==> flow/design.v <==
`timescale 1ns / 1ps
module dp_ram(
    input                         i_clk,
    input                         i_a_wr,
    input  [P_LOG2_RAM_DEPTH-1:0] i_a_addr,
    input          [P_DATA_W-1:0] i_a_data,
    output reg     [P_DATA_W-1:0] o_a_data,
    input                         i_b_wr,
    input  [P_LOG2_RAM_DEPTH-1:0] i_b_addr,
    input          [P_DATA_W-1:0] i_b_data,
    output reg     [P_DATA_W-1:0] o_b_data
    );
   function integer log2;
      input [31:0] value;
      begin
	 value = value-1;
	 for (log2=0; value>0; log2=log2+1)
	   value = value>>1;
      end
   endfunction
   parameter P_DATA_W    = 640;
   parameter P_LOG2_RAM_DEPTH = 9;
   reg [P_DATA_W-1:0] mem [0:2**P_LOG2_RAM_DEPTH-1];
   always @(posedge i_clk) 
   begin
      o_a_data         <= mem[i_a_addr];
      if(i_a_wr) begin
         o_a_data      <= i_a_data;
         mem[i_a_addr] <= i_a_data;
      end
   end
   always @(posedge i_clk) 
   begin
      o_b_data         <= mem[i_b_addr];
      if(i_b_wr) begin
         o_b_data      <= i_b_data;
         mem[i_b_addr] <= i_b_data;
      end
   end
endmodule
`timescale 1ns / 1ps
module fifo(
    input                 i_clk,
    input                 i_reset,
    input  [P_DATA_W-1:0] i_data,
    input                 i_read,
    input                 i_write,
    output [P_DATA_W-1:0] o_data,
    output                o_empty,
    output                o_full
    );
   parameter  P_DATA_W = 11;
   parameter  P_ADDR_W = 8;
   localparam P_DEPTH  = (1 << P_ADDR_W);
   reg  [P_ADDR_W-1:0] wr_addr;
   reg  [P_ADDR_W-1:0] rd_addr;
   reg  [P_DATA_W-1:0] output_data;
   wire [P_DATA_W-1:0] ram_data;
   reg  [P_ADDR_W-1:0] counter;
   assign o_full  = (counter == (P_DEPTH-1));
   assign o_empty = (counter == 0);
   assign o_data  = ram_data; 
   always @(posedge i_clk)
   begin
      if (i_reset) begin
         wr_addr <= 0;
      end else if (i_write) begin
         wr_addr <= wr_addr+1;
      end
   end
   always @(posedge i_clk)
   begin
      if (i_reset) begin
         rd_addr <= 0;
      end else if (i_read) begin
         rd_addr <= rd_addr+1;
      end
   end
   always @(posedge i_clk)
   begin
      if (i_reset) begin
         counter <= 0;
      end else if (i_read && !i_write) begin
         counter <= counter-1;
      end else if (i_write && !i_read) begin
         counter <= counter+1;
      end
   end
   dp_ram #(
      .P_DATA_W(P_DATA_W),
      .P_LOG2_RAM_DEPTH(P_ADDR_W)
      ) buffer (
         .i_clk(i_clk),
         .i_a_wr(i_write),
         .i_a_addr(wr_addr),
         .i_a_data(i_data),
         .o_a_data(),
         .i_b_wr(1'b0),
         .i_b_addr(rd_addr),
         .i_b_data(0),
         .o_b_data(ram_data)
    );
endmodule
`timescale 1ns / 1ps
module bresenham(
      input                        i_clk,
      input                        i_reset,
      input      [P_X_COORD_W-1:0] i_x0,
      input      [P_X_COORD_W-1:0] i_x1,
      input      [P_Y_COORD_W-1:0] i_y0,
      input      [P_Y_COORD_W-1:0] i_y1,
      input                        i_load_vals,
      output reg [P_X_COORD_W-1:0] o_x_val,
      output reg [P_Y_COORD_W-1:0] o_y_val,
      output                       o_vals_rdy,
      output                       o_waiting
    );
   parameter  P_X_COORD_W                 = 11;
   parameter  P_Y_COORD_W                 = 11;
   localparam P_ERROR_W                   = (P_X_COORD_W>P_Y_COORD_W) ? P_X_COORD_W : P_Y_COORD_W;
   localparam STATE__WAITING              = 0;
   localparam STATE__SETUP_IS_STEEP       = 1;
   localparam STATE__SETUP_REV_COORDS     = 2;
   localparam STATE__SETUP_ERROR_AND_STEP = 3;
   localparam STATE__DRAWING              = 4;
   reg                    [2:0] curr_state, next_state;
   reg signed [P_X_COORD_W-1:0] x, x0, x1;
   reg signed [P_Y_COORD_W-1:0] y, y0, y1;
   reg signed [P_X_COORD_W-1:0] delta_x;
   reg signed [P_X_COORD_W-1:0] delta_y;
   reg signed   [P_ERROR_W-1:0] error;
   reg signed             [1:0] ystep;
   reg                          steep;
   reg                          vals_rdy;
   reg                          waiting;
   assign o_vals_rdy   = vals_rdy;
   assign o_waiting    = (curr_state == STATE__WAITING) ? 1'b1 : 1'b0;
   always @(posedge i_clk)
   begin
      if (i_reset) begin
         x              <= 'b0;
         x0             <= 'b0;
         x1             <= 'b0;
         y              <= 'b0;
         y0             <= 'b0;
         y1             <= 'b0;
         error          <= 'b0;
         curr_state     <= STATE__WAITING;
      end else begin
         vals_rdy       <= 0;
         x0             <= x0;
         x1             <= x1;
         y0             <= y0;
         y1             <= y1;
         error          <= error;
         curr_state     <= next_state;
         case (curr_state)
            STATE__WAITING : begin
               if (i_load_vals) begin
                  x0    <= i_x0;
                  x1    <= i_x1;
                  y0    <= i_y0;
                  y1    <= i_y1;
                  error <= 'b0;
               end
            end
            STATE__SETUP_IS_STEEP : begin
               if (y1 > y0) begin
                  if (x1 > x0) begin 
                     steep <= (y1-y0) > (x1-x0);
                  end else begin
                     steep <= (y1-y0) > (x0-x1);
                  end
               end else begin
                  if (x1 > x0) begin 
                     steep <= (y0-y1) > (x1-x0);
                  end else begin
                     steep <= (y0-y1) > (x0-x1);
                  end
               end
            end
            STATE__SETUP_REV_COORDS : begin
               if (steep) begin
                  if (y0 > y1) begin
                     x0      <= y1;
                     x1      <= y0;
                     y0      <= x1;
                     y1      <= x0;
                     delta_x <= y0-y1;
                     delta_y <= (x1>x0 ? x1-x0 : x0-x1);
                  end else begin
                     x0      <= y0;
                     x1      <= y1;
                     y0      <= x0;
                     y1      <= x1;
                     delta_x <= y1-y0;
                     delta_y <= (x1>x0 ? x1-x0 : x0-x1);
                  end
               end else begin
                  if (x0 > x1) begin
                     x0      <= x1;
                     x1      <= x0;
                     y0      <= y1;
                     y1      <= y0;
                     delta_x <= x0-x1;
                     delta_y <= (y1>y0 ? y1-y0 : y0-y1);
                  end else begin
                     delta_x <= x1-x0;
                     delta_y <= (y1>y0 ? y1-y0 : y0-y1);
                  end
               end
            end
            STATE__SETUP_ERROR_AND_STEP : begin
               error <= delta_x >>> 1;
               ystep <= (y0<y1 ? 1 : -1);
               x     <= x0;
               y     <= y0;
            end
            STATE__DRAWING : begin
               if (steep) begin
                  o_x_val <= y;
                  o_y_val <= x;
               end else begin
                  o_x_val <= x;
                  o_y_val <= y;
               end
               x <= x+1;
               if (error-delta_y < 0) begin
                  error <= error-delta_y + delta_x;
                  y     <= y+ystep;
               end else begin
                  error <= error-delta_y;
               end
               vals_rdy <= 1;
            end
         endcase
      end
   end
   always @(curr_state, i_load_vals, x, x1)
   begin
      next_state = curr_state;
      case(curr_state)
         STATE__WAITING : begin
            if (i_load_vals) begin
               next_state = STATE__SETUP_IS_STEEP;
            end 
         end
         STATE__SETUP_IS_STEEP : begin
            next_state = STATE__SETUP_REV_COORDS;
         end
         STATE__SETUP_REV_COORDS : begin
            next_state = STATE__SETUP_ERROR_AND_STEP;
         end
         STATE__SETUP_ERROR_AND_STEP : begin
            next_state = STATE__DRAWING;
         end
         STATE__DRAWING : begin
            if (x == x1) begin
               next_state = STATE__WAITING;
            end 
         end         
      endcase
   end
endmodule
`timescale 1ns / 1ps
module draw_lines(
      input                                      i_clk,
      input                                      i_reset,
      input                    [P_X_COORD_W-1:0] i_x0,
      input                    [P_X_COORD_W-1:0] i_x1,
      input                    [P_Y_COORD_W-1:0] i_y0,
      input                    [P_Y_COORD_W-1:0] i_y1,
      input                                      i_start,
      input                                      i_load_fifo,
      output                                     o_waiting,
      output                                     o_fifo_full,
      output                                     o_wr,
      output                [P_LOG2_RAM_DEPTH-1:0] o_addr
    );
    parameter P_X_COORD_W = 11;
    parameter P_Y_COORD_W = 11;
    parameter P_SCREEN_W = 640;
    parameter P_SCREEN_H = 480;
    parameter P_DATA_W = 1;
    parameter P_LOG2_RAM_DEPTH = 19;
    parameter P_FIFO_ADDR_W = 4;
    localparam STATE__WAITING = 0;
    localparam STATE__CLEAR   = 1;
    localparam STATE__LOAD    = 2;
    localparam STATE__DRAW    = 3;
    reg [1:0] curr_state;
    reg [1:0] next_state;
    wire [P_LOG2_RAM_DEPTH-1:0] bres_addr;
    reg  [P_LOG2_RAM_DEPTH-1:0] buffer_addr;
    wire bres_wr;
    reg  buffer_wr;
    wire [P_DATA_W-1:0] bres_data;
    reg  [P_DATA_W-1:0] buffer_data;
    wire                   bres_waiting;
    wire                   load_vals;
    wire [P_X_COORD_W-1:0] fifo_x0;
    wire [P_X_COORD_W-1:0] fifo_x1;
    wire [P_Y_COORD_W-1:0] fifo_y0;
    wire [P_Y_COORD_W-1:0] fifo_y1;
    wire     [P_X_COORD_W-1:0] x_val;
    wire     [P_Y_COORD_W-1:0] y_val;
    wire fifo_empty;
    wire fifo_full;
    assign o_fifo_full = fifo_full;
    assign o_waiting  = (curr_state == STATE__WAITING) ? 1'b1 : 1'b0;
    fifo #(.P_DATA_W(P_X_COORD_W), .P_ADDR_W(P_FIFO_ADDR_W)) x0_in_buffer (
		.i_clk(i_clk), 
		.i_reset(i_reset), 
		.i_data(i_x0), 
		.i_read(load_vals), 
		.i_write(i_load_fifo), 
		.o_data(fifo_x0), 
		.o_empty(fifo_empty), 
		.o_full(fifo_full)
	 );
    fifo #(.P_DATA_W(P_X_COORD_W), .P_ADDR_W(P_FIFO_ADDR_W)) x1_in_buffer (
		.i_clk(i_clk), 
		.i_reset(i_reset), 
		.i_data(i_x1), 
		.i_read(load_vals), 
		.i_write(i_load_fifo), 
		.o_data(fifo_x1), 
		.o_empty(), 
		.o_full()
	 );
    fifo #(.P_DATA_W(P_Y_COORD_W), .P_ADDR_W(P_FIFO_ADDR_W)) y0_in_buffer (
		.i_clk(i_clk), 
		.i_reset(i_reset), 
		.i_data(i_y0), 
		.i_read(load_vals), 
		.i_write(i_load_fifo), 
		.o_data(fifo_y0), 
		.o_empty(), 
		.o_full()
	 );
    fifo #(.P_DATA_W(P_Y_COORD_W), .P_ADDR_W(P_FIFO_ADDR_W)) y1_in_buffer (
		.i_clk(i_clk), 
		.i_reset(i_reset), 
		.i_data(i_y1), 
		.i_read(load_vals), 
		.i_write(i_load_fifo), 
		.o_data(fifo_y1), 
		.o_empty(), 
		.o_full()
	 );
    always @(posedge i_clk) 
    begin
      if (i_reset) begin
         curr_state <= STATE__WAITING;
      end else begin
         curr_state <= next_state;
      end
    end
   always @(curr_state, i_start, bres_waiting, fifo_empty)
   begin
      next_state = curr_state;
      case(curr_state)
         STATE__WAITING : begin
            if (i_start == 1'b1) begin
               next_state = STATE__LOAD;
            end
         end
         STATE__LOAD : begin
            next_state = STATE__DRAW;
         end
         STATE__DRAW : begin
            if (bres_waiting && fifo_empty) begin
               next_state = STATE__WAITING;
            end else if (~fifo_empty && bres_waiting) begin
               next_state = STATE__LOAD;
            end
         end
      endcase
   end
	bresenham bres (
		.i_clk(i_clk), 
		.i_reset(i_reset), 
		.i_x0(fifo_x0), 
		.i_x1(fifo_x1), 
		.i_y0(fifo_y0), 
		.i_y1(fifo_y1), 
		.i_load_vals(load_vals), 
      .o_x_val(x_val),
      .o_y_val(y_val),
		.o_vals_rdy(bres_wr),
      .o_waiting(bres_waiting)
	);
   assign load_vals = (curr_state == STATE__LOAD) ? 1'b1 : 1'b0;
   assign o_wr   = buffer_wr;
   assign o_addr = buffer_addr;
   assign bres_addr  = P_SCREEN_W*y_val+x_val;
   assign bres_data  = 1;
   always @(bres_addr, 
            bres_wr, 
            bres_data, 
            curr_state)
   begin
      case (curr_state)
         STATE__DRAW : begin
            buffer_wr   = bres_wr;
            buffer_addr = bres_addr;
            buffer_data = bres_data;
         end
         default : begin
            buffer_wr   = 1'b0;
            buffer_addr = 0;
            buffer_data = 0;
         end
      endcase
   end
endmodule
== From RTL to reports: draw_lines ==
What the tools print for draw_lines, step after step.
Line numbers count from 1 in the design file above.
Not given: -
Inputs
  top: draw_lines
  clock port: i_clk
  standard-cell library: sky130hd
  library corner: tt_025C_1v80

== Word level ==
Source: Yosys, flattened and elaborated, memories not mapped. Widths are those after wreduce. Registers that Yosys merges into a memory's read port (data or address) are not register bits. Print and check cells do not count.
Memory sizes are those after Yosys's memory passes, which may raise the word count (mostly to a power of two), join words into wider ones and drop unused or constant bits.
Operators by class
  add/subtract/negate cells: 20
  multiply operators: 1
  magnitude comparators: 10
  equal/unequal tests: 14
  multiplexer cells: 62
  bitwise logic cells: 2
  reduce/logical cells: 24
Operators by type and width (number)
  11-bit two-way mux: 31
  11-bit parallel mux with 2-bit select: 6
  11-bit greater-than comparator: 8
  11-bit subtractor: 5
  3-bit by 11-bit multiplier with 12-bit output with constant A: 1
  4-bit by 1-bit adder with 4-bit output with constant B: 9
  11-bit parallel mux with 3-bit select: 1
  32-bit by 1-bit less-than comparator with 1-bit output with constant B: 1
  4-bit two-way mux: 6
  19-bit by 11-bit adder with 19-bit output: 1
  19-bit two-way mux: 1
  3-bit parallel mux with 5-bit select: 1
  11-bit by 11-bit subtractor with 12-bit output: 1
  2-bit AND reduction: 6
  11-bit adder: 1
  11-bit less-than comparator: 1
  11-bit equality test: 1
  11-bit by 2-bit adder with 11-bit output: 1
  11-bit by 2-bit adder with 11-bit output with constant B: 1
  3-bit AND reduction: 3
  1-bit two-way mux: 9
  2-bit two-way mux: 4
  2-bit nonzero test: 3
  3-bit by 2-bit equality test with 1-bit output with constant B: 2
  3-bit nonzero test: 2
  2-bit parallel mux with 3-bit select: 1
  3-bit two-way mux: 2
  5-bit nonzero test: 1
Other operator kinds: 15; their cells: 23.
Storage and ports
  register bits: 166
  memory bits (writable): 704
  clocked read ports x word width: 44
  memories kept: 4
  bits of input ports: 48
  output and inout port bits: 22
  cells after elaboration: 162
Memories
  x0_in_buffer.buffer.mem: words 16, width 11, read ports 1, write ports 1, line 23  | reg [P_DATA_W-1:0] mem [0:2**P_LOG2_RAM_DEPTH-1];
  x1_in_buffer.buffer.mem: words 16, width 11, read ports 1, write ports 1, line 23
  y0_in_buffer.buffer.mem: words 16, width 11, read ports 1, write ports 1, line 23
  y1_in_buffer.buffer.mem: words 16, width 11, read ports 1, write ports 1, line 23

== Depth ==
Longest topological path by Yosys (ltp), each cell counted once; first at word level (registers and memories cut), then after technology mapping (sequential cells cut; the memories' decode and read muxes count).
Logic depth
  depth in word-level cells: 6
  ABC_AREA: 0
  depth in mapped cells: 20
  mapped depth without buffers: 20

== Synthesis result ==
Yosys stat after the flow's synthesis: flattened, memories mapped to cells. It holds for the ABC_AREA given above (unset counts as 0); a run with the other value may have another netlist.
Synthesis totals
  mapped cells: 2724
  cell area after synthesis: 42201.7 µm²
  sequential area: 25854.8 µm²
  flip-flops: 916
  buffer cells: 141
Cell types
  sky130_fd_sc_hd__edfxtp_1: number 751, area in all 2.26E+04 µm²
  sky130_fd_sc_hd__mux4_2: number 220, area in all 4.95E+03 µm²
  sky130_fd_sc_hd__dfxtp_1: number 165, area in all 3.3E+03 µm²
  sky130_fd_sc_hd__ha_1: number 156, area in all 1.95E+03 µm²
  sky130_fd_sc_hd__mux2i_1: number 89, area in all 890.854 µm²
  sky130_fd_sc_hd__xnor2_1: number 72, area in all 630.605 µm²
  sky130_fd_sc_hd__and2_1: number 85, area in all 531.76 µm²
  sky130_fd_sc_hd__a22oi_2: number 40, area in all 500.48 µm²
  sky130_fd_sc_hd__a21oi_1: number 98, area in all 490.47 µm²
  sky130_fd_sc_hd__inv_1: number 130, area in all 487.968 µm²
  sky130_fd_sc_hd__nor2_1: number 126, area in all 472.954 µm²
  sky130_fd_sc_hd__o22ai_2: number 37, area in all 462.944 µm²
  sky130_fd_sc_hd__nand2_1: number 121, area in all 454.186 µm²
  sky130_fd_sc_hd__o221ai_1: number 46, area in all 402.886 µm²
  sky130_fd_sc_hd__xor2_1: number 39, area in all 341.578 µm²
  sky130_fd_sc_hd__clkbuf_1: number 71, area in all 266.506 µm²
  sky130_fd_sc_hd__o21ai_0: number 49, area in all 245.235 µm²
  sky130_fd_sc_hd__mux2_2: number 20, area in all 225.216 µm²
Not listed: further types 64, cells in them 409.
By module: a second synthesis without flattening, with its own total; a netlist apart from the flattened one above.
Unflattened totals
  cell total of the unflattened synthesis: 5760
  area (unflattened synthesis): 59383.2 µm²
Each row is one instance without its submodules.
Modules
  dp_ram: instances 4, cells 972, area 10985.5 µm², seq. area 5725.5 µm²
  bresenham: instances 1, cells 1489, area 12040.3 µm², seq. area 3052.9 µm²
  fifo: instances 4, cells 64, area 594.3 µm², seq. area 240.2 µm²
  draw_lines: instances 1, cells 127, area 1023.5 µm², seq. area 60.1 µm²

== Path before layout ==
OpenSTA on the mapped netlist: ideal clock, no wires. The path of least setup slack (recovery checks aside). Input and output delay are each 20% of the period. Register names are those of the netlist, which keeps one name where synthesis merged equal registers.
Path after synthesis
  path kind: reg-to-reg
  start point: reg bres.y1[0]
  end point: reg bres.steep
  period: 5.0 ns
  library setup time: 0.270 ns
  time at the first pin: 0.000 ns
  arrival: 3.507 ns
  required time: 4.730 ns
  slack: 1.223 ns
  delay of the path: 3.777 ns
  stages: 20
  path buffers: 0
  synthesis period reached: 3.777 ns
"delay of the path" = arrival - input delay + setup time.
"stages": output pins that drive a net of the path, with the launching flip-flop's if there is one; two outputs of one cell count as two.
"synthesis period reached" is the clock period less the worst setup slack; recovery checks do not enter. This is arithmetic on one report: input and output delays are still those of the set period (20% each).
The rows between start and end are the longest chain of elaborated cells between them; the timing report does not say that the signal goes this way. Where chains are equally long, one stands for them.
Each line given opens the expression or statement behind the cell; cells for indexed reads and writes are added by Yosys, which also makes memories of some case tables.
At most two assigning lines are given for a register; there are more.
Between the ends, after synthesis
  cell sequence: sky130_fd_sc_hd__dfxtp_1 sky130_fd_sc_hd__inv_1 sky130_fd_sc_hd__ha_1 sky130_fd_sc_hd__inv_1 sky130_fd_sc_hd__fa_1 sky130_fd_sc_hd__a21o_1 sky130_fd_sc_hd__a21oi_1 sky130_fd_sc_hd__o21bai_1 sky130_fd_sc_hd__a21oi_1 sky130_fd_sc_hd__nor2_1 sky130_fd_sc_hd__a211o_1 sky130_fd_sc_hd__xnor2_1 sky130_fd_sc_hd__ha_1 sky130_fd_sc_hd__nand4_1 sky130_fd_sc_hd__nor3_1 sky130_fd_sc_hd__a21oi_1 sky130_fd_sc_hd__maj3_1 sky130_fd_sc_hd__a21oi_1 sky130_fd_sc_hd__o221a_1 sky130_fd_sc_hd__a211oi_2
  cells in the longest elaborated chain: 4
  elaborated cells on any way between the ends: 10
  classes of those cells: add/sub (2); compare (5); mux (3)
Ends and longest elaborated chain, after synthesis
  from (decl): line 128  | reg signed [P_Y_COORD_W-1:0] y, y0, y1;
  from (assign): line 154  | y1             <= y1;
  from (assign): line 163  | y1    <= i_y1;
  11-bit subtractor: line 178  | steep <= (y0-y1) > (x0-x1);
  11-bit greater-than comparator: line 178
  1-bit two-way mux: line 175  | if (x1 > x0) begin
  1-bit two-way mux: line 168  | if (y1 > y0) begin
  to (assign): line 170  | steep <= (y1-y0) > (x1-x0);
  to (assign): line 172  | steep <= (y1-y0) > (x0-x1);
  to (decl): line 133  | reg                          steep;

== Worst path after layout ==
From the final timing report of flow run A: the path of least setup slack in the routed layout; clock arrival at registers is part of the times.
Path after layout
  path kind: reg-to-output
  start point: reg bres.o_y_val[3]
  end point: out o_addr[18]
  period: 4.7 ns
  external output delay: 0.94 ns
  time at the first pin: 0.67 ns
  arrival: 3.55 ns
  required time: 3.76 ns
  slack: 0.21 ns
  stages: 15
  path buffers: 4
The rows between start and end are the longest chain of elaborated cells between them; the timing report does not say that the signal goes this way. Where chains are equally long, one stands for them.
Between the ends, after layout
  cell sequence: sky130_fd_sc_hd__edfxtp_1 sky130_fd_sc_hd__buf_4 sky130_fd_sc_hd__buf_4 sky130_fd_sc_hd__ha_1 sky130_fd_sc_hd__ha_1 sky130_fd_sc_hd__a21oi_1 sky130_fd_sc_hd__o21bai_1 sky130_fd_sc_hd__a21o_1 sky130_fd_sc_hd__a21o_1 sky130_fd_sc_hd__buf_4 sky130_fd_sc_hd__a31oi_1 sky130_fd_sc_hd__xnor2_1 sky130_fd_sc_hd__xnor2_1 sky130_fd_sc_hd__and2_1 sky130_fd_sc_hd__clkbuf_2
  cells in the longest elaborated chain: 3
  elaborated cells on any way between the ends: 3
  RTL lines with such cells: 2
  classes of those cells: add/sub (1); mul (1); mux (1)
Ends and longest elaborated chain, after layout
  from (decl): line 114  | output reg [P_Y_COORD_W-1:0] o_y_val,
  from (assign): line 222  | o_y_val <= x;
  from (assign): line 225  | o_y_val <= y;
  3-bit by 11-bit multiplier with 12-bit output: line 396  | assign bres_addr  = P_SCREEN_W*y_val+x_val;
  19-bit by 11-bit adder with 19-bit output: line 396
  19-bit two-way mux: line 403  | case (curr_state)
  to (decl): line 278  | output                [P_LOG2_RAM_DEPTH-1:0] o_addr

Module draw_lines, platform sky130hd: 2 stored runs of the flow (Yosys, OpenROAD) with differing settings, in no particular order. Input and output delays are each 20% of the period that was set; the output load is 0.01 pF.
"worst setup path time (ns)" means the part of the period allowed to the worst setup path (the constraints hold back 20% at inputs and 20% at outputs) less its slack; where the path has registers, the arrival times of their clocks count too.
By "finish__power__total" is meant OpenSTA's value without simulated activity: inputs other than the clock are taken to toggle once in ten clock periods, and the tool carries that through the logic.

Flow files of flow run A
==> flow/run.sh <==
#!/bin/bash
# the make line also repeats the synthesis and layout settings of config.mk as NAME=value (left out here)
make -C /OpenROAD-flow-scripts/flow DESIGN_CONFIG=/design/flow/config.mk WORK_HOME=/design/flow/orfs CLKGATE_MAP_FILE= finish
==> flow/config.mk <==
export PLATFORM = sky130hd
export DESIGN_NAME = draw_lines
export DESIGN_NICKNAME = draw_lines
export VERILOG_FILES = /design/flow/design.v
export SDC_FILE = /design/flow/constraint.sdc
export NUM_CORES = 4
export LEC_CHECK = 0
export CAP_MARGIN = 20
export CORE_MARGIN = 2
export CORE_UTILIZATION = 40
export SLEW_MARGIN = 20
==> flow/constraint.sdc <==
create_clock -name core_clock -period 4.7 [get_ports {i_clk}]
set_input_delay 0.9400 -clock core_clock [delete_from_list [all_inputs] [get_ports {i_clk}]]
set_output_delay 0.9400 -clock core_clock [all_outputs]
set_load 0.01 [all_outputs]

report of flow run A
yosys chip area after synthesis (um^2): 42201.7
finish__design__die__area: 108119.0
finish__design__instance__area__stdcell: 47375.4
finish__design__instance__utilization: 0.4513
finish__timing__setup__ws: 0.214
finish__timing__setup__tns: 0.000
finish__power__total: 2.145e-02
worst setup path time (ns): 3.55
worst setup path kind: reg-to-output

Flow files of flow run B
==> flow/run.sh <==
#!/bin/bash
# the make line also repeats the synthesis and layout settings of config.mk as NAME=value (left out here)
make -C /OpenROAD-flow-scripts/flow DESIGN_CONFIG=/design/flow/config.mk WORK_HOME=/design/flow/orfs CLKGATE_MAP_FILE= finish
==> flow/config.mk <==
export PLATFORM = sky130hd
export DESIGN_NAME = draw_lines
export DESIGN_NICKNAME = draw_lines
export VERILOG_FILES = /design/flow/design.v
export SDC_FILE = /design/flow/constraint.sdc
export NUM_CORES = 4
export LEC_CHECK = 0
export CAP_MARGIN = 20
export CORE_MARGIN = 2
export CORE_UTILIZATION = 40
export SLEW_MARGIN = 20
==> flow/constraint.sdc <==
create_clock -name core_clock -period 4.66 [get_ports {i_clk}]
set_input_delay 0.9320 -clock core_clock [delete_from_list [all_inputs] [get_ports {i_clk}]]
set_output_delay 0.9320 -clock core_clock [all_outputs]
set_load 0.01 [all_outputs]

report of flow run B
yosys chip area after synthesis (um^2): 42201.7
finish__design__die__area: 108119.0
finish__design__instance__area__stdcell: 47478.0
finish__design__instance__utilization: 0.4523
finish__timing__setup__ws: 0.261
finish__timing__setup__tns: 0.000
finish__power__total: 2.174e-02
worst setup path time (ns): 3.47
worst setup path kind: reg-to-output
